==> flow/design.v <==
module pc_module(
    input [31:0] pc_in,
    input freeze,
    input clk,
    input rst,
    output reg [31:0] pc_out
);
always @(posedge clk, posedge rst) begin
    if (rst == 1) begin
        pc_out <= 0;
    end
    else if(freeze == 1) begin
        pc_out <= pc_out;
    end
    else begin
        pc_out <= pc_in;
    end
end
endmodule 
module adder(
    input [31:0] a,
    input [31:0] b,
    input rst,
    output [31:0] result
);
assign result = rst ? 32'b0: a+b;
endmodule  
module multiplexer(
    input [31:0] a,
    input [31:0] b,
    input select,
    output [31:0] out
);
assign out = select ? b : a;
endmodule  
module instruction_fetch(
    input clk,
    input rst,
    input freeze,
    input branch_taken,
    input [31:0] branch_adr,
    output [31:0] pc_out,
    output [31:0] imem_addr,
    input [31:0] imem_data,
    output [31:0] instruction 
);
wire [31:0] pc_wire;
wire [31:0] mux_out;
wire [31:0] pc_out_wire;
pc_module pcm(.pc_in    (mux_out),.freeze   (freeze && !branch_taken),.clk   (clk),.rst  (rst),.pc_out   (pc_wire));
multiplexer mux(.a  (pc_out_wire),.b    (branch_adr),.select    (branch_taken),.out     (mux_out));
adder adder(.a     (pc_wire),.b    (32'd4), .rst     (rst), .result    (pc_out_wire));
assign imem_addr = pc_wire;
assign instruction = rst ? 32'b0 : imem_data;
assign pc_out = rst ? 32'b0 : pc_out_wire;
endmodule
module instruction_fetch_register(
    input clk,
    input rst,
    input freeze,
    input flush,
    input [31:0] pc_in,
    input [31:0] instruction_in,
    output reg [31:0] pc,
    output reg [31:0] instruction
);
always@(posedge clk, posedge rst) begin
    if (rst) begin
        pc <= 32'b0;
        instruction <= 32'b0;			
    end else if (flush) begin
        pc <= 32'b0;
        instruction <= 32'b0;			
    end
    else if(freeze == 1'b0) begin
        pc <= pc_in;
        instruction <= instruction_in;
    end else begin
        pc <= pc;
        instruction <= instruction;
    end
end
endmodule  
module control_unit (
  input [1:0] mode,
  input [3:0] opcode,
  input s,
  output [3:0] execute_command,
  output mem_read, mem_write,
  output wb_enable,
  output b,
  output update_state
);
  assign update_state = s && mode == 2'b00;
  assign b = (opcode[3] == 1'b0 && mode == 2'b10) ? 1'b1 : 1'b0;
  assign wb_enable = ((mode == 2'b00 && (opcode == 4'b1101 || opcode == 4'b1111 || opcode == 4'b0100 || opcode == 4'b0101 || opcode == 4'b0010 || opcode == 4'b0110 || opcode == 4'b0000 || opcode == 4'b1100 || opcode == 4'b0001)) || (opcode == 4'b0100 && s == 1'b1 && mode == 2'b01)) ? 1'b1 : 0;
  assign mem_read = (opcode == 4'b0100 && mode == 2'b01 && s == 1'b1 ) ? 1 : 0;
  assign mem_write = (opcode == 4'b0100 && mode == 2'b01 && s == 1'b0 ) ? 1 : 0;
  assign execute_command = (opcode == 4'b1101 ? 4'b0001 : (opcode == 4'b1111 ? 4'b1001 : (opcode == 4'b0100 ? 4'b0010 :
   (opcode == 4'b0101 ? 4'b0011 : (opcode == 4'b0010 ? 4'b0100 : (opcode == 4'b0110 ?  4'b0101 : (opcode == 4'b0000 ? 4'b0110 : (opcode == 4'b1100 ? 4'b0111 :
   (opcode == 4'b0001 ? 4'b1000 : (opcode == 4'b1010 ? 4'b0100 : (opcode == 4'b1101 ? 4'b0110 : (opcode == 4'b1000 ? 4'b0110 : 4'b0))))))))))));
endmodule
module condition_check (
    input[3:0] condition,
    input[3:0] condState,
    output check
);
    assign check = ((condition == 4'b0000 && condState[2] == 1'b1) || (condition == 4'b0001 && condState[2] == 1'b0) || (condition == 4'b0010 && condState[1] == 1'b1)
    || (condition == 4'b0011 && condState[1] == 1'b0) || (condition == 4'b0100 && condState[3] == 1'b1) || (condition == 4'b0101 && condState[3] == 1'b0) 
    || (condition == 4'b0110 && condState[0] == 1'b1) || (condition == 4'b0111 && condState[0] == 1'b0) || (condition == 4'b1000 && condState[1] == 1'b1 && condState[2] == 1'b0)
    || (condition == 4'b1001 && (condState[1] == 1'b0 || condState[2] == 1'b1)) || (condition == 4'b1010 && condState[3] == condState[0]) || (condition == 4'b1011 && condState[3] != condState[0]) 
    || (condition == 4'b1100 && condState[2] == 1'b0 && condState[3] == condState[0]) || (condition == 4'b1101 && (condState[2] == 1'b1 || condState[3] != condState[0])) || (condition == 4'b1110) || (condition == 4'b1111)) ? 1'b1 : 1'b0;
endmodule
module register_file ( 
  input clk, rst,
  input[3:0] src1, src2, dest_wb, 
  input[31:0] result_wb, 
  input write_back_enable,
  output [31:0] reg1, reg2
);
  reg[31:0] regs[15:0];
  assign reg1 = (write_back_enable && dest_wb == src1) ? result_wb : regs[src1];
  assign reg2 = (write_back_enable && dest_wb == src2) ? result_wb : regs[src2];
  integer i;
	always @(posedge clk, posedge rst) begin
		if (rst) begin
			for (i = 0; i < 16; i = i + 1) begin
				regs[i] <= i;
			end
		end
		else if (write_back_enable) begin 
			regs[dest_wb] <= result_wb;
		end
	end
endmodule
module instrcution_decode(
    input clk,
    input rst,
    input [31:0] instruction,
    input [31:0] result_wb,
    input write_back_enable,
    input [3:0] dest_wb,
    input hazard,
    input [3:0] sr,
    input [31:0] pc_in,
    output wb_en,
    output mem_r_en,
    output mem_w_en,
    output b,
    output s,
    output [3:0] exec_cmd,
    output [31:0] val_rn,
    output [31:0] val_rm,
    output imm,
    output [11:0] shift_operand,
    output [23:0] signed_imm_24,
    output [3:0] dest,
    output [3:0] src1,
    output [3:0] src2,
    output two_src,
    output [31:0] pc_out
);
assign shift_operand = instruction[11:0];
assign imm = instruction[25];
assign signed_imm_24 = instruction[23:0];
assign pc_out = pc_in;
assign dest = instruction[15:12];
wire check;
wire[3:0] exec_cmd_wire;
wire mem_r_en_wire;
wire mem_w_en_wire;
wire wb_en_wire;
wire b_wire;
wire s_wire;
assign two_src = !instruction[25] || mem_w_en_wire;
control_unit cu(
    .mode   (instruction[27:26]),
    .opcode (instruction[24:21]),
    .s  (instruction[20]),
    .execute_command    (exec_cmd_wire),
    .mem_read   (mem_r_en_wire),
    .mem_write  (mem_w_en_wire),
    .wb_enable  (wb_en_wire),
    .b  (b_wire),
    .update_state   (s_wire)
);
condition_check cc(
    .condition  (instruction[31:28]),
    .condState  (sr),
    .check  (check)
);
wire cond_or_hazard;
assign cond_or_hazard = hazard || !check;
assign s = !cond_or_hazard ? s_wire : 0;
assign b = !cond_or_hazard ? b_wire : 0;
assign wb_en = !cond_or_hazard ? wb_en_wire : 0;
assign mem_w_en = !cond_or_hazard ? mem_w_en_wire : 0;
assign mem_r_en = !cond_or_hazard ? mem_r_en_wire : 0;
wire [3:0] src2_wire;
assign exec_cmd = !cond_or_hazard ? exec_cmd_wire : 0;
assign src1 = instruction[19:16];
assign src2 = src2_wire;
assign src2_wire = mem_w_en_wire ? dest : instruction[3:0];
register_file rf(
    .clk   (clk),
    .rst   (rst),
    .src1  (instruction[19:16]),
    .src2  (src2_wire),
    .dest_wb   (dest_wb),
    .result_wb (result_wb),
    .write_back_enable (write_back_enable),
    .reg1  (val_rn),
    .reg2  (val_rm)
);
endmodule  
module instruction_decode_register(
    input clk,
    input rst,
    input flush,
    input wb_en_in,
    input mem_r_en_in,
    input mem_w_en_in,
    input b_in,
    input s_in,
    input [3:0] exe_cmd_in,
    input [31:0] pc_in,
    input [31:0] val_rn_in,
    input [31:0] val_rm_in,
    input imm_in,
    input [11:0] shift_operand_in,
    input [23:0] signed_imm_24_in,
    input [3:0] dest_in,
    input [3:0] sr_in,
    input [3:0] src1_in,
    input [3:0] src2_in,
    output reg wb_en,
    output reg mem_r_en,
    output reg mem_w_en,
    output reg b,
    output reg s,
    output reg [3:0] exe_cmd,
    output reg [31:0] pc,
    output reg [31:0] val_rn,
    output reg [31:0] val_rm,
    output reg imm,
    output reg [11:0] shift_operand,
    output reg [23:0] signed_imm_24,
    output reg [3:0] dest,
    output reg [3:0] sr_out,
    output reg [3:0] src1_out,
    output reg [3:0] src2_out
);
always@(posedge clk, posedge rst) begin
    if (rst) begin
        wb_en <= 0;
        mem_r_en <= 0;
        mem_w_en <= 0;
        b <= 0;
        s <= 0;
        exe_cmd <= 0;
        pc <= 0;
        val_rm <= 0;
        val_rn <= 0;
        imm <= 0;
        shift_operand <= 0;
        signed_imm_24 <= 0;
        dest <= 0;
        src1_out <= 0;
        src2_out <= 0;
        sr_out <= 0;
    end else if (flush) begin
        wb_en <= 0;
        mem_r_en <= 0;
        mem_w_en <= 0;
        b <= 0;
        s <= 0;
        exe_cmd <= 0;
        pc <= 0;
        val_rm <= 0;
        val_rn <= 0;
        imm <= 0;
        shift_operand <= 0;
        signed_imm_24 <= 0;
        dest <= 0;
        src1_out <= 0;
        src2_out <= 0;
        sr_out <= 0;
    end else begin
        wb_en <= wb_en_in;
        mem_r_en <= mem_r_en_in;
        mem_w_en <= mem_w_en_in;
        b <= b_in;
        s <= s_in;
        exe_cmd <= exe_cmd_in;
        pc <= pc_in;
        val_rm <= val_rm_in;
        val_rn <= val_rn_in;
        imm <= imm_in;
        shift_operand <= shift_operand_in;
        signed_imm_24 <= signed_imm_24_in;
        dest <= dest_in;
        src1_out <= src1_in;
        src2_out <= src2_in;
        sr_out <= sr_in;
    end
end
endmodule  
module alu(
    input[3:0] exec_command,
    input[31:0] in1,
    input[31:0] in2,
    input carry_in,
    output[31:0] result,
    output c,
    output n,
    output z,
    output v
);
    wire [32:0] result_extend;
    wire [32:0] in1_extend;
    wire [32:0] in2_extend;
    assign in1_extend = {in1[31],in1};
    assign in2_extend = {in2[31],in2};
    assign result_extend = exec_command == 4'b0001 ? in2_extend : (exec_command == 4'b1001 ? ~in2_extend : (exec_command == 4'b0010 ? (in2_extend + in1_extend) : 
    (exec_command == 4'b0011 ? (in1_extend + in2_extend + carry_in) : (exec_command == 4'b0100 ? (in1_extend - in2_extend) : (exec_command == 4'b0101 ? (in1_extend - in2_extend - 1) : 
    (exec_command == 4'b0110 ? (in1_extend & in2_extend) : (exec_command == 4'b0111 ? (in1_extend | in2_extend) : (exec_command == 4'b1000 ? (in2_extend ^ in1_extend) : 
    (in1_extend))))))))) ;
    assign result = result_extend[31:0];
    assign c = result_extend[32] == 1'b1 && result_extend[31] == 1'b0;
    assign n = result[31];
    assign z = (result == 0);
    assign v = ((exec_command == 4'b0010 || exec_command == 4'b0011) && in1[31] == in2[31] && in1[31] != result[31]) || ((exec_command == 4'b0100 || exec_command == 4'b0101) && in1[31] == ~in2[31] && in1[31] != result[31]);
endmodule  
module val2_gen(
    input[31:0] val_rm,
    input imm,
    input mem_en,
    input [11:0] shift_operand,
    output reg [31:0] result
);
wire [31:0] imm8 = {24'b0, shift_operand[7:0]};
wire [4:0] imm_rot = {shift_operand[11:8], 1'b0};
wire [4:0] sh_amt = shift_operand[11:7];
wire [63:0] imm_dbl = {imm8, imm8} >> imm_rot;
wire [63:0] rm_dbl = {val_rm, val_rm} >> sh_amt;
always @(*) begin
    if(mem_en == 1) begin
       result = {20'b0, shift_operand};
    end
    else if (imm == 1) begin
        result = imm_dbl[31:0];
    end else if(imm == 0 && shift_operand[4] == 0) begin
        case (shift_operand[6:5])
            2'b00: result = val_rm << sh_amt;
            2'b01: result = val_rm >> sh_amt;
            2'b10: result = val_rm >>> sh_amt;
            default: result = rm_dbl[31:0];
        endcase
    end else begin
        result = val_rm;
    end
end
endmodule
module status_register(
    input clk,
    input rst,
    input n,
    input z,
    input c,
    input v,
    input s,
    output [3:0] cond
);
reg[3:0] cond_reg;
always @(posedge clk, posedge rst) begin
    if(rst == 1'b1) begin
        cond_reg <= 4'b0;
    end else if (s == 1'b1) begin
        cond_reg <= {n,z,c,v};
    end
end
assign cond = s == 1'b1 ? {n,z,c,v} : cond_reg;
endmodule
module execution(
    input clk,
    input rst,
    input s,
    input [3:0] exec_cmd,
    input mem_r_en, mem_w_en,
    input [31:0] pc,
    input [31:0] val_rn,val_rm,
    input imm,
    input [11:0] shift_operand,
    input [23:0] signed_imm_24,
    input [3:0] sr,
    output[31:0] alu_result,br_addr,
    output[3:0] status,
    output[31:0] val_rm_out
);
wire[31:0] signed_imm_24_extended;
assign signed_imm_24_extended = {signed_imm_24[23],signed_imm_24[23],signed_imm_24[23],signed_imm_24[23],signed_imm_24[23],signed_imm_24[23],signed_imm_24[23],signed_imm_24[23],signed_imm_24};
assign br_addr = pc + (signed_imm_24_extended << 2);
wire mem_en;
wire c,n,z,v;
assign mem_en = mem_r_en | mem_w_en;
wire [31:0] mux_before_alu_out_wire;
wire[31:0] val2_gen_wire;
val2_gen val2_gen(
    .val_rm (val_rm_out),
    .imm    (imm),
    .mem_en (mem_en),
    .shift_operand  (shift_operand),
    .result (val2_gen_wire)
);
alu alu(
    .exec_command (exec_cmd),
    .in1    (mux_before_alu_out_wire),
    .in2    (val2_gen_wire),
    .carry_in   (sr[1]),
    .result (alu_result),
    .c  (c),
    .n  (n),
    .z  (z),
    .v  (v)
);
status_register sreg(
    .clk   (clk),
    .rst   (rst),
    .n (n),
    .z (z),
    .c (c),
    .v (v),
    .s (s),
    .cond  (status)
);
assign val_rm_out = val_rm;
assign mux_before_alu_out_wire = val_rn;
endmodule 
module execution_register(
    input clk,
    input rst,
    input wb_en_in,
    input mem_r_en_in,
    input mem_w_en_in,
    input [31:0] alu_result_in,
    input [31:0] st_val_in,
    input [3:0] dest_in,
    output reg wb_en,
    output reg mem_r_en,
    output reg mem_w_en,
    output reg [31:0] alu_result,
    output reg [31:0] st_val,
    output reg [3:0] dest
);
always @(posedge clk, posedge rst) begin
    if (rst) begin
        wb_en <= 0;
        mem_r_en <= 0;
        mem_w_en <= 0;
        alu_result <= 0;
        st_val <= 0;
        dest <= 0;
    end else begin
        wb_en <= wb_en_in;
        mem_r_en <= mem_r_en_in;
        mem_w_en <= mem_w_en_in;
        alu_result <= alu_result_in;
        st_val <= st_val_in;
        dest <= dest_in;
    end
end
endmodule  
module memory_register(
    input clk,
    input rst,
    input wb_en_in,
    input mem_r_en_in,
    input [31:0] alu_result_in,
    input [31:0] mem_read_value_in,
    input [3:0] dest_in,
    output reg [31:0] alu_result,
    output reg [31:0] mem_read_value,
    output reg [3:0] dest,
    output reg wb_en,
    output reg mem_r_en
);
always @(posedge clk, posedge rst) begin
    if (rst) begin
        alu_result <= 0;
        mem_read_value <= 0;
        dest <= 0;
        wb_en <= 0;
        mem_r_en <= 0;
    end else begin
        dest <= dest_in;
        mem_read_value <= mem_read_value_in;
        alu_result <= alu_result_in;
        wb_en <= wb_en_in;
        mem_r_en <= mem_r_en_in;
    end
end
endmodule  
module write_back(
    input [31:0] alu_result,
    input [31:0] mem_result,
    input mem_r_en,
    output [31:0] out
);
assign out = mem_r_en ? mem_result : alu_result;
endmodule  
module hazard_detection_unit_old(
    input [3:0] src1,
    input [3:0] src2,
    input [3:0] exe_dest,
    input exe_wb_en,
    input mem_wb_en,
    input two_src,
    input [3:0] mem_dest,
    output reg hazard_detected
);
always @(*) begin
    if(mem_wb_en && src1 == mem_dest) begin
        hazard_detected <= 1;
    end else if(exe_wb_en && src1 == exe_dest) begin
        hazard_detected <= 1;
    end else if(two_src && mem_wb_en && src2 == mem_dest) begin
        hazard_detected <= 1;
    end else if(two_src && exe_wb_en && src2 == exe_dest) begin
        hazard_detected <= 1;
    end else begin
        hazard_detected <= 0;
    end
end
endmodule  
module ARM(
    input clk,
    input rst,
    output [31:0] imem_addr,
    input [31:0] imem_data,
    output [31:0] dmem_addr,
    output [31:0] dmem_wdata,
    output dmem_we,
    input [31:0] dmem_rdata
);
wire hazard;
wire branch_taken;
wire [31:0] branch_adr;
wire [31:0] pc_if_out;
wire [31:0] instruction_if_out;
instruction_fetch inst_fetch(
	.clk	(clk),
	.rst	(rst),
	.freeze	(hazard),
	.branch_taken	(branch_taken),
	.branch_adr	(branch_adr),
	.pc_out	(pc_if_out),
	.imem_addr	(imem_addr),
	.imem_data	(imem_data),
	.instruction	(instruction_if_out)
);
wire [31:0] pc_if_reg_out;
wire [31:0] instruction_if_reg_out;
instruction_fetch_register inst_fetch_reg(
	.clk	(clk),
	.rst	(rst),
	.freeze	(hazard),
	.flush	(branch_taken),
	.pc_in(pc_if_out),
	.instruction_in	(instruction_if_out),
	.pc	(pc_if_reg_out),
	.instruction	(instruction_if_reg_out)
);
wire[31:0] result_wb;
wire write_back_enable;
wire [3:0] dest_wb;
wire [3:0] sr;
wire wb_en_id_out;
wire mem_r_en_id_out;
wire mem_w_en_id_out;
wire b_id_out;
wire s_id_out;
wire [3:0] exec_cmd_id_out;
wire [31:0] val_rn_id_out;
wire [31:0] val_rm_id_out;
wire imm_id_out;
wire [11:0] shift_operand_id_out;
wire [23:0] signed_imm_24_id_out;
wire [3:0] dest_id_out;
wire [3:0] src1_id_out;
wire [3:0] src2_id_out;
wire two_src_id_out;
wire [31:0] pc_id_out;
instrcution_decode inst_decode(
	.clk	(clk),
	.rst	(rst),
	.instruction	(instruction_if_reg_out),
	.result_wb	(result_wb),
	.write_back_enable	(write_back_enable),
	.dest_wb	(dest_wb),
	.hazard	(hazard),
	.sr	(sr),
	.pc_in	(pc_if_reg_out),
	.wb_en	(wb_en_id_out),
	.mem_r_en	(mem_r_en_id_out),
	.mem_w_en	(mem_w_en_id_out),
	.b	(b_id_out),
	.s	(s_id_out),
	.exec_cmd	(exec_cmd_id_out),
	.val_rn	(val_rn_id_out),
	.val_rm	(val_rm_id_out),
	.imm		(imm_id_out),
	.shift_operand	(shift_operand_id_out),
	.signed_imm_24	(signed_imm_24_id_out),
	.dest	(dest_id_out),
	.src1	(src1_id_out),
	.src2	(src2_id_out),
	.two_src	(two_src_id_out),
	.pc_out	(pc_id_out)
);
wire wb_en_id_reg_out;
wire mem_r_en_id_reg_out;
wire mem_w_en_id_reg_out;
wire b_id_reg_out;
wire s_id_reg_out;
wire [3:0] exe_cmd_id_reg_out;
wire [31:0] pc_id_reg_out;
wire [31:0] val_rn_id_reg_out;
wire [31:0] val_rm_id_reg_out;
wire imm_id_reg_out;
wire [11:0] shift_operand_id_reg_out;
wire [23:0] signed_imm_24_id_reg_out;
wire [3:0] dest_id_reg_out;
wire [3:0] sr_id_reg_out;
wire [3:0] src1_id_reg_out;
wire [3:0] src2_id_reg_out;
instruction_decode_register inst_decode_reg(
	.clk	(clk),
	.rst	(rst),
	.flush	(branch_taken),
	.wb_en_in	(wb_en_id_out),
	.mem_r_en_in	(mem_r_en_id_out),
	.mem_w_en_in	(mem_w_en_id_out),
	.b_in	(b_id_out),
	.s_in	(s_id_out),
	.exe_cmd_in	(exec_cmd_id_out),
	.pc_in	(pc_id_out),
	.val_rn_in	(val_rn_id_out),
	.val_rm_in	(val_rm_id_out),
	.imm_in	(imm_id_out),
	.shift_operand_in	(shift_operand_id_out),
	.signed_imm_24_in	(signed_imm_24_id_out),
	.dest_in	(dest_id_out),
	.sr_in	(sr),
	.src1_in	(src1_id_out),
	.src2_in	(src2_id_out),
	.wb_en	(wb_en_id_reg_out),
	.mem_r_en	(mem_r_en_id_reg_out),
	.mem_w_en	(mem_w_en_id_reg_out),
	.b (branch_taken),
	.s (s_id_reg_out),
	.exe_cmd	(exe_cmd_id_reg_out),
	.pc	(pc_id_reg_out),
	.val_rn	(val_rn_id_reg_out),
	.val_rm	(val_rm_id_reg_out),
	.imm	(imm_id_reg_out),
	.shift_operand	(shift_operand_id_reg_out),
	.signed_imm_24	(signed_imm_24_id_reg_out),
	.dest	(dest_id_reg_out),
	.sr_out	(sr_id_reg_out),
	.src1_out	(src1_id_reg_out),
	.src2_out	(src2_id_reg_out)
);
wire [31:0] alu_result_exe_reg_out;
wire [31:0] alu_result_exe_out;
wire [31:0] val_rm_exe_out;
execution exe(
	.clk	(clk),
	.rst 	(rst),
	.s	(s_id_reg_out),
	.exec_cmd	(exe_cmd_id_reg_out),
	.mem_r_en	(mem_r_en_id_reg_out),
	.mem_w_en	(mem_w_en_id_reg_out),
	.pc	(pc_id_reg_out),
	.val_rn	(val_rn_id_reg_out),
	.val_rm	(val_rm_id_reg_out),
	.imm	(imm_id_reg_out),
	.shift_operand	(shift_operand_id_reg_out),
	.signed_imm_24	(signed_imm_24_id_reg_out),
	.sr	(sr_id_reg_out),
	.alu_result	(alu_result_exe_out),
	.br_addr	(branch_adr),
	.status	(sr),
	.val_rm_out	(val_rm_exe_out)
);
wire wb_en_exe_reg_out;
wire mem_r_en_exe_reg_out;
wire mem_w_en_exe_reg_out;
wire [3:0] dest_exe_reg_out;
wire [31:0] val_rm_exe_reg_out;
execution_register exe_reg(
	.clk	(clk),
	.rst	(rst),
	.wb_en_in	(wb_en_id_reg_out),
	.mem_r_en_in	(mem_r_en_id_reg_out),
	.mem_w_en_in	(mem_w_en_id_reg_out),
	.alu_result_in	(alu_result_exe_out),
	.st_val_in	(val_rm_exe_out),
	.dest_in	(dest_id_reg_out),
	.wb_en	(wb_en_exe_reg_out),
	.mem_r_en	(mem_r_en_exe_reg_out),
	.mem_w_en	(mem_w_en_exe_reg_out),
	.alu_result	(alu_result_exe_reg_out),
	.st_val	(val_rm_exe_reg_out),
	.dest	(dest_exe_reg_out)
);
wire [31:0] mem_result_out;
assign dmem_addr = alu_result_exe_reg_out;
assign dmem_wdata = val_rm_exe_reg_out;
assign dmem_we = mem_w_en_exe_reg_out;
assign mem_result_out = mem_r_en_exe_reg_out ? dmem_rdata : 32'b0;
wire [31:0] alu_result_mem_reg_out;
wire [31:0] mem_read_val_mem_reg_out;
wire mem_r_en_mem_reg_out;
memory_register mem_reg(
	.clk	(clk),
	.rst	(rst),
	.wb_en_in	(wb_en_exe_reg_out),
	.mem_r_en_in	(mem_r_en_exe_reg_out),
	.alu_result_in	(alu_result_exe_reg_out),
	.mem_read_value_in	(mem_result_out),
	.dest_in	(dest_exe_reg_out),
	.alu_result	(alu_result_mem_reg_out),
	.mem_read_value	(mem_read_val_mem_reg_out),
	.dest	(dest_wb),
	.wb_en	(write_back_enable),
	.mem_r_en	(mem_r_en_mem_reg_out)
);
write_back wb(
	.alu_result	(alu_result_mem_reg_out),
	.mem_result	(mem_read_val_mem_reg_out),
	.mem_r_en	(mem_r_en_mem_reg_out),
	.out	(result_wb)
);
hazard_detection_unit_old hdu(
	.src1	(src1_id_out),
	.src2	(src2_id_out),
	.exe_dest	(dest_id_reg_out),
	.exe_wb_en	(wb_en_id_reg_out),
	.mem_wb_en	(wb_en_exe_reg_out),
	.two_src	(two_src_id_out),
	.mem_dest	(dest_exe_reg_out),
	.hazard_detected	(hazard)
);
endmodule  
Lab notebook: ARM

Tool chain data of ARM
Module ARM before and after one edit of its RTL, step after step.
Lines under "original" count in the file above, lines under "edited" in the edited file.
"change" is "edited" less "original", of the values as shown; "relative change" is that difference over "original", in percent.
The mark n/a stands for no value.
- top module: ARM
- clock port: clk
- standard-cell library: sky130hd
- corner: tt_025C_1v80

Edit of the RTL
The edit as a unified diff against the file above.
This change comes from a script, not from a designer. The edited design behaves differently; no optimisation was intended.
begin of diff
@@ -373,8 +373,6 @@
 );
 reg[3:0] cond_reg;
-always @(posedge clk, posedge rst) begin
-    if(rst == 1'b1) begin
-        cond_reg <= 4'b0;
-    end else if (s == 1'b1) begin
+always @(posedge clk) begin
+    if (s == 1'b1) begin
         cond_reg <= {n,z,c,v};
     end
end of diff

Word level
Source: Yosys, flattened and elaborated. Widths are those after wreduce. Registers that Yosys merges into a memory's read port (data or address) are not register bits. Print and check cells do not count. Equal cells are merged and count once.
- storage and ports (what ; original ; edited ; change ; relative change (%)):
    flip-flop bits (word level) ; 901 ; 901 ; 0 ; 0.00
    input bits ; 66 ; 66 ; 0 ; 0.00
    cells after elaboration ; 332 ; 332 ; 0 ; 0.00
- cells by class (what ; original ; edited ; change ; relative change (%)):
    $add $sub $neg ; 6 ; 6 ; 0 ; 0.00
    equality and inequality tests ; 95 ; 95 ; 0 ; 0.00
    shift-type cells ; 5 ; 5 ; 0 ; 0.00
    muxes and demuxes ; 69 ; 69 ; 0 ; 0.00
    bitwise logic cells ; 15 ; 15 ; 0 ; 0.00
    reduce/logical cells ; 97 ; 97 ; 0 ; 0.00
Operator kinds equal on both sides are left out: 44.

Logic depth
Depth = most cells in a row (Yosys ltp): at word level without a register or memory, in the mapped netlist without a sequential cell, where the memories' decode and read muxes count.
- depth (what ; original ; edited ; change ; relative change (%)):
    depth in word-level cells ; 41 ; 41 ; 0 ; 0.00
    ABC_AREA ; 0 ; 0 ; n/a ; n/a
    gate-level depth with buffers ; 38 ; 36 ; -2 ; -5.26
    gate-level depth less buffers ; 29 ; 29 ; 0 ; 0.00

Mapped cells and area
The flow's flattened synthesis, as Yosys stat reports it; memories are mapped. The netlist is that of the ABC_AREA named above (0 if unset); the other value can give another one.
- synthesis totals (what ; original ; edited ; change ; relative change (%)):
    cells in the netlist ; 6320 ; 6409 ; +89 ; +1.41
    synthesis area (mm2) ; 0.0561589 ; 0.056254 ; +0.0000951 ; +0.17
    sequential area (mm2) ; 0.0222864 ; 0.0222664 ; -0.0000200 ; -0.09
    mapped flip-flops ; 889 ; 889 ; 0 ; 0.00
    buffers ; 525 ; 540 ; +15 ; +2.86
- cells by type (type ; original ; edited ; change ; relative change (%)):
    sky130_fd_sc_hd__nand2_1 ; 469 ; 535 ; +66 ; +14.07
    sky130_fd_sc_hd__clkbuf_1 ; 398 ; 448 ; +50 ; +12.56
    sky130_fd_sc_hd__o211a_1 ; 11 ; 36 ; +25 ; +227.27
    sky130_fd_sc_hd__a211oi_1 ; 98 ; 77 ; -21 ; -21.43
    sky130_fd_sc_hd__mux4_2 ; 55 ; 76 ; +21 ; +38.18
    sky130_fd_sc_hd__nor3_1 ; 86 ; 106 ; +20 ; +23.26
    sky130_fd_sc_hd__nor2_1 ; 705 ; 689 ; -16 ; -2.27
    sky130_fd_sc_hd__nand3_1 ; 161 ; 147 ; -14 ; -8.70
    sky130_fd_sc_hd__nand4_1 ; 107 ; 93 ; -14 ; -13.08
    sky130_fd_sc_hd__and2_1 ; 50 ; 64 ; +14 ; +28.00
    sky130_fd_sc_hd__buf_4 ; 13 ; 0 ; -13 ; -100.00
    sky130_fd_sc_hd__clkbuf_8 ; 13 ; 0 ; -13 ; -100.00
    sky130_fd_sc_hd__nor2b_1 ; 101 ; 89 ; -12 ; -11.88
    sky130_fd_sc_hd__a31oi_1 ; 33 ; 45 ; +12 ; +36.36
    sky130_fd_sc_hd__o211ai_1 ; 33 ; 44 ; +11 ; +33.33
    sky130_fd_sc_hd__or2_2 ; 37 ; 27 ; -10 ; -27.03
    sky130_fd_sc_hd__buf_6 ; 12 ; 2 ; -10 ; -83.33
    sky130_fd_sc_hd__a21oi_1 ; 615 ; 624 ; +9 ; +1.46
Cell types equal on both sides are left out: 9.
Not every row of either side is listed.
By module: a second synthesis without flattening, with its own total; a netlist apart from the flattened one above.
- unflattened totals (what ; original ; edited ; change ; relative change (%)):
    cell total of the unflattened synthesis ; 6461 ; 6460 ; -1 ; -0.02
    area total of the unflattened synthesis (mm2) ; 0.0637837 ; 0.0637599 ; -0.0000238 ; -0.04
Each row is one instance without its submodules.
- modules, original (module ; times used ; cells ; area (mm2) ; sequential area (mm2)):
    register_file ; 1 ; 2456 ; 0.0279318 ; 0.0128523
    alu ; 1 ; 1503 ; 0.0095542 ; 0
    val2_gen ; 1 ; 839 ; 0.0065112 ; 0
    instruction_decode_register ; 1 ; 334 ; 0.0050361 ; 0.0039538
    instruction_fetch_register ; 1 ; 207 ; 0.0026213 ; 0.0016015
    adder ; 1 ; 312 ; 0.0020983 ; 0
    execution ; 1 ; 258 ; 0.0018318 ; 0
    execution_register ; 1 ; 72 ; 0.0017805 ; 0.0017767
    memory_register ; 1 ; 71 ; 0.0017554 ; 0.0017517
    pc_module ; 1 ; 69 ; 0.0013488 ; 0.0008008
    instrcution_decode ; 1 ; 91 ; 0.0007082 ; 0
    instruction_fetch ; 1 ; 74 ; 0.0006506 ; 0
    multiplexer ; 1 ; 36 ; 0.0005443 ; 0
    write_back ; 1 ; 36 ; 0.0005443 ; 0
original: Further modules, not shown: 5.
- modules, edited (module ; times used ; cells ; area (mm2) ; sequential area (mm2)):
    register_file ; 1 ; 2456 ; 0.0279318 ; 0.0128523
    alu ; 1 ; 1503 ; 0.0095542 ; 0
    val2_gen ; 1 ; 839 ; 0.0065112 ; 0
    instruction_decode_register ; 1 ; 334 ; 0.0050361 ; 0.0039538
    instruction_fetch_register ; 1 ; 207 ; 0.0026213 ; 0.0016015
    adder ; 1 ; 312 ; 0.0020983 ; 0
    execution ; 1 ; 258 ; 0.0018318 ; 0
    execution_register ; 1 ; 72 ; 0.0017805 ; 0.0017767
    memory_register ; 1 ; 71 ; 0.0017554 ; 0.0017517
    pc_module ; 1 ; 69 ; 0.0013488 ; 0.0008008
    instrcution_decode ; 1 ; 91 ; 0.0007082 ; 0
    instruction_fetch ; 1 ; 74 ; 0.0006506 ; 0
    multiplexer ; 1 ; 36 ; 0.0005443 ; 0
    write_back ; 1 ; 36 ; 0.0005443 ; 0
edited: Further modules, not shown: 5.

Worst setup path after synthesis
Source: OpenSTA report_checks on the synthesized netlist (no wires, ideal clock, input and output delay 20% of the period each), path of least setup slack; recovery checks are left aside. Register names are those of the netlist, which keeps one name where synthesis merged equal registers.
- timing path post-synthesis (what ; original ; edited ; change ; relative change (%)):
    path type ; input to register ; input to register ; n/a ; n/a
    start ; input port rst ; input port rst ; n/a ; n/a
    end ; register inst_fetch.pcm.pc_out[3] ; register inst_fetch.pcm.pc_out[3] ; n/a ; n/a
    period (ns) ; 11.0 ; 11.0 ; 0.0 ; 0.00
    external input delay (ns) ; 2.200 ; 2.200 ; 0.000 ; 0.00
    setup time (ns) ; 0.083 ; 0.078 ; -0.005 ; n/a
    arrival (ns) ; 22.202 ; 22.345 ; +0.143 ; +0.64
    setup slack (ns) ; -11.284 ; -11.423 ; -0.139 ; n/a
    path delay (ns) ; 20.085 ; 20.223 ; +0.138 ; +0.69
    driving pins on the path ; 4 ; 5 ; +1 ; +25.00
    synthesis period reached (ns) ; 22.284 ; 22.423 ; +0.139 ; +0.62
"path delay" is the arrival time less input delay plus setup time.
"driving pins on the path" counts driving pins, that of a launching flip-flop among them; a cell with two outputs on the path counts twice.
"synthesis period reached" = period - worst setup slack (recovery checks aside). The figure is calculated, with input and output delays left at 20% of the set period.
The rows between start and end are the longest chain of elaborated cells between them; the timing report does not say that the signal goes this way. Where chains are equally long, one stands for them.
A line is the first line of the expression or statement that the cell stems from. Yosys adds cells for indexed reads and writes and turns some case tables into memories.
A register here has more assigning lines than the two given.
On the way, post-synthesis, original:
- cells stage by stage: sky130_fd_sc_hd__inv_1 -> sky130_fd_sc_hd__and3_1 -> sky130_fd_sc_hd__o21ai_0 -> sky130_fd_sc_hd__o21ai_0
- noted cells in the longest elaborated chain: 2
- noted elaborated cells on any way between the ends: 2
- ends and longest elaborated chain, post-synthesis, original (what ; line ; RTL):
    start: declaration ; 537 ; input rst,
    32-bit two-way mux ; 26 ; assign result = rst ? 32'b0: a+b;
    32-bit two-way mux ; 34 ; assign out = select ? b : a;
    end: assignment ; 13 ; pc_out <= pc_out;
    end: assignment ; 16 ; pc_out <= pc_in;
    end: declaration ; 6 ; output reg [31:0] pc_out
On the way, post-synthesis, edited:
- cells stage by stage: sky130_fd_sc_hd__clkbuf_1 -> sky130_fd_sc_hd__inv_1 -> sky130_fd_sc_hd__and3_1 -> sky130_fd_sc_hd__a211oi_1 -> sky130_fd_sc_hd__a21oi_1
- noted cells in the longest elaborated chain: 2
- noted elaborated cells on any way between the ends: 2
- ends and longest elaborated chain, post-synthesis, edited (what ; line ; RTL):
    start: declaration ; 535 ; input rst,
    32-bit two-way mux ; 26 ; assign result = rst ? 32'b0: a+b;
    32-bit two-way mux ; 34 ; assign out = select ? b : a;
    end: assignment ; 13 ; pc_out <= pc_out;
    end: assignment ; 16 ; pc_out <= pc_in;
    end: declaration ; 6 ; output reg [31:0] pc_out

Path in the finished layout
From the final timing report of each run of pair A: the path of least setup slack in the routed layout; clock arrival at registers is part of the times.
- timing path post-layout (what ; original ; edited ; change ; relative change (%)):
    path type ; register to register ; register to register ; n/a ; n/a
    start ; register inst_decode_reg.shift_operand[7] ; register inst_decode_reg.shift_operand[9] ; n/a ; n/a
    end ; register inst_decode_reg.exe_cmd ; register inst_decode_reg.b ; n/a ; n/a
    period (ns) ; 11.0 ; 11.0 ; 0.0 ; 0.00
    setup time (ns) ; 0.11 ; 0.09 ; -0.02 ; n/a
    arrival (ns) ; 10.68 ; 11.42 ; +0.74 ; +6.93
    setup slack (ns) ; 0.94 ; 0.22 ; -0.72 ; n/a
    driving pins on the path ; 27 ; 29 ; +2 ; +7.41
Where an end lacks its bit number, it is one bit of the signal, or one of the new flip-flops if synthesis recoded a state register.
The rows between start and end are the longest chain of elaborated cells between them; the timing report does not say that the signal goes this way. Where chains are equally long, one stands for them.
A register here has more assigning lines than the two given.
On the way, post-layout, original:
- cells stage by stage: sky130_fd_sc_hd__dfrtp_4 -> sky130_fd_sc_hd__inv_2 -> sky130_fd_sc_hd__nand2_1 -> sky130_fd_sc_hd__o21ai_0 -> sky130_fd_sc_hd__mux4_2 -> sky130_fd_sc_hd__nor2_1 -> sky130_fd_sc_hd__a2111oi_0 -> sky130_fd_sc_hd__a211oi_1 -> sky130_fd_sc_hd__inv_1 -> sky130_fd_sc_hd__ha_1 -> sky130_fd_sc_hd__nor4_4 -> sky130_fd_sc_hd__nand2_1 -> sky130_fd_sc_hd__a2111oi_2 -> sky130_fd_sc_hd__nor4_1 -> sky130_fd_sc_hd__nor3b_2 -> sky130_fd_sc_hd__nor4b_2 -> sky130_fd_sc_hd__nand2_1 -> sky130_fd_sc_hd__nor4_1 -> sky130_fd_sc_hd__a211o_1 -> sky130_fd_sc_hd__a221o_1 -> sky130_fd_sc_hd__o221ai_1 -> sky130_fd_sc_hd__nor4_1 -> sky130_fd_sc_hd__nand3_2 -> sky130_fd_sc_hd__and2_4 -> sky130_fd_sc_hd__mux4_2 -> sky130_fd_sc_hd__mux2_4 -> sky130_fd_sc_hd__nor4_1
- noted cells in the longest elaborated chain: 39
- noted elaborated cells on any way between the ends: 83
- ends and longest elaborated chain, post-layout, original (what ; line ; RTL):
    start: declaration ; 246 ; output reg [11:0] shift_operand,
    start: assignment ; 265 ; shift_operand <= 0;
    start: assignment ; 299 ; shift_operand <= shift_operand_in;
    64-bit by 5-bit >> shifter with 32-bit output ; 345 ; wire [63:0] rm_dbl = {val_rm, val_rm} >> sh_amt;
    32-bit parallel mux with 3-bit select ; 353 ; case (shift_operand[6:5])
    32-bit two-way mux ; 352 ; end else if(imm == 0 && shift_operand[4] == 0) begin
    32-bit two-way mux ; 350 ; else if (imm == 1) begin
    32-bit two-way mux ; 347 ; if(mem_en == 1) begin
    33-bit bitwise XOR ; 326 ; (exec_command == 4'b0110 ? (in1_extend & in2_extend) : (exec_command == 4'b0111 ? (in1_extend | in2_extend) : ...
    33-bit two-way mux (3 in a row) ; 326 ;
    (+9 left out) ; n/a ;
    1-bit logical AND ; 108 ; assign check = ((condition == 4'b0000 && condState[2] == 1'b1) || (condition == 4'b0001 && condState[2] == 1'b ...
    1-bit logical OR (15 in a row) ; 108 ;
    1-bit two-way mux ; 108 ;
    1-bit logical NOT ; 193 ; assign cond_or_hazard = hazard || !check;
    1-bit logical OR ; 193 ;
    4-bit two-way mux ; 200 ; assign exec_cmd = !cond_or_hazard ? exec_cmd_wire : 0;
    4-bit two-way mux ; 271 ; end else if (flush) begin
    end: assignment ; 277 ; exe_cmd <= 0;
    end: assignment ; 294 ; exe_cmd <= exe_cmd_in;
    end: declaration ; 241 ; output reg [3:0] exe_cmd,
On the way, post-layout, edited:
- cells stage by stage: sky130_fd_sc_hd__dfrtp_4 -> sky130_fd_sc_hd__buf_4 -> sky130_fd_sc_hd__mux2i_1 -> sky130_fd_sc_hd__o22ai_1 -> sky130_fd_sc_hd__a211oi_1 -> sky130_fd_sc_hd__a221oi_1 -> sky130_fd_sc_hd__a221oi_1 -> sky130_fd_sc_hd__nor3_1 -> sky130_fd_sc_hd__buf_4 -> sky130_fd_sc_hd__ha_1 -> sky130_fd_sc_hd__fa_1 -> sky130_fd_sc_hd__a21oi_1 -> sky130_fd_sc_hd__o211ai_1 -> sky130_fd_sc_hd__and3_1 -> sky130_fd_sc_hd__o31ai_2 -> sky130_fd_sc_hd__o21ai_0 -> sky130_fd_sc_hd__xor2_1 -> sky130_fd_sc_hd__nand4b_1 -> sky130_fd_sc_hd__nor4_1 -> sky130_fd_sc_hd__mux2i_1 -> sky130_fd_sc_hd__and3_1 -> sky130_fd_sc_hd__a21boi_1 -> sky130_fd_sc_hd__inv_1 -> sky130_fd_sc_hd__nor4_2 -> sky130_fd_sc_hd__buf_4 -> sky130_fd_sc_hd__nor2_1 -> sky130_fd_sc_hd__o2111ai_1 -> sky130_fd_sc_hd__o211a_1 -> sky130_fd_sc_hd__nor4bb_4
- noted cells in the longest elaborated chain: 39
- noted elaborated cells on any way between the ends: 83
- ends and longest elaborated chain, post-layout, edited (what ; line ; RTL):
    start: declaration ; 246 ; output reg [11:0] shift_operand,
    start: assignment ; 265 ; shift_operand <= 0;
    start: assignment ; 299 ; shift_operand <= shift_operand_in;
    64-bit by 5-bit >> shifter with 32-bit output ; 345 ; wire [63:0] rm_dbl = {val_rm, val_rm} >> sh_amt;
    32-bit parallel mux with 3-bit select ; 353 ; case (shift_operand[6:5])
    32-bit two-way mux ; 352 ; end else if(imm == 0 && shift_operand[4] == 0) begin
    32-bit two-way mux ; 350 ; else if (imm == 1) begin
    32-bit two-way mux ; 347 ; if(mem_en == 1) begin
    33-bit bitwise XOR ; 326 ; (exec_command == 4'b0110 ? (in1_extend & in2_extend) : (exec_command == 4'b0111 ? (in1_extend | in2_extend) : ...
    33-bit two-way mux (3 in a row) ; 326 ;
    (+9 left out) ; n/a ;
    1-bit logical AND ; 108 ; assign check = ((condition == 4'b0000 && condState[2] == 1'b1) || (condition == 4'b0001 && condState[2] == 1'b ...
    1-bit logical OR (15 in a row) ; 108 ;
    1-bit two-way mux ; 108 ;
    1-bit logical NOT ; 193 ; assign cond_or_hazard = hazard || !check;
    1-bit logical OR ; 193 ;
    1-bit two-way mux ; 195 ; assign b = !cond_or_hazard ? b_wire : 0;
    1-bit two-way mux ; 271 ; end else if (flush) begin
    end: assignment ; 275 ; b <= 0;
    end: assignment ; 292 ; b <= b_in;
    end: declaration ; 239 ; output reg b,

Measured runs
Runs of the flow (Yosys, OpenROAD) on both versions; the two runs of a pair have the same settings. The constraints put input and output delay at 20% of the set period each and load the outputs with 0.01 pF.
Flow settings, pair A:
- CORE_UTILIZATION at 40
- noted period_ns: 11.0
- CAP_MARGIN: 20
- CORE_MARGIN: 2
- SLEW_MARGIN: 20
- results, pair A (what ; original ; edited ; change ; relative change (%)):
    chip area in the Yosys report (mm2) ; 0.0561589 ; 0.056254 ; +0.0000951 ; +0.17
    die footprint (mm2) ; 0.14341 ; 0.143652 ; +0.000242 ; +0.17
    standard-cell area after routing (mm2) ; 0.0632769 ; 0.0640977 ; +0.0008208 ; +1.30
    utilization after layout (%) ; 45.4 ; 45.9 ; +0.5 ; n/a
    worst setup slack after layout (ns) ; 0.940 ; 0.216 ; -0.724 ; n/a
    setup total negative slack (ns) ; 0.000 ; 0.000 ; 0.000 ; n/a
    worst hold slack in the final report (ns) ; 0.393 ; 0.384 ; -0.009 ; n/a
    achieved clock period (ns) ; 10.060 ; 10.784 ; +0.724 ; +7.20
Flow settings, pair B:
- ABC_AREA: 0
- CAP_MARGIN: 5
- noted CELL_PAD_IN_SITES_DETAIL_PLACEMENT: 1
- CORE_UTILIZATION at 22
- noted CTS_CLUSTER_DIAMETER: 188
- CTS_CLUSTER_SIZE: 79
- GPL_TIMING_DRIVEN: 0
- MAX_ROUTING_LAYER: met4
- MIN_ROUTING_LAYER: met1
- PLACE_DENSITY_LB_ADDON at 0.3
- noted SETUP_SLACK_MARGIN: 1.24
- noted period_ns: 9.25
- CORE_MARGIN: 2
- SLEW_MARGIN: 20
- results, pair B (what ; original ; edited ; change ; relative change (%)):
    chip area in the Yosys report (mm2) ; 0.0561589 ; 0.056254 ; +0.0000951 ; +0.17
    die footprint (mm2) ; 0.259325 ; 0.259758 ; +0.000433 ; +0.17
    standard-cell area after routing (mm2) ; 0.069583 ; 0.069553 ; -0.000030 ; -0.04
    utilization after layout (%) ; 27.4 ; 27.4 ; 0.0 ; n/a
    worst setup slack after layout (ns) ; -0.010 ; 0.542 ; +0.552 ; n/a
    setup total negative slack (ns) ; -0.010 ; 0.000 ; +0.010 ; n/a
    worst hold slack in the final report (ns) ; 0.413 ; 0.418 ; +0.005 ; n/a
    achieved clock period (ns) ; 9.260 ; 8.708 ; -0.552 ; -5.96
"achieved clock period": clock period set for the run, less the worst setup slack. It is reckoned from that one timing run; input and output delays stay at 20% of the period that was set.
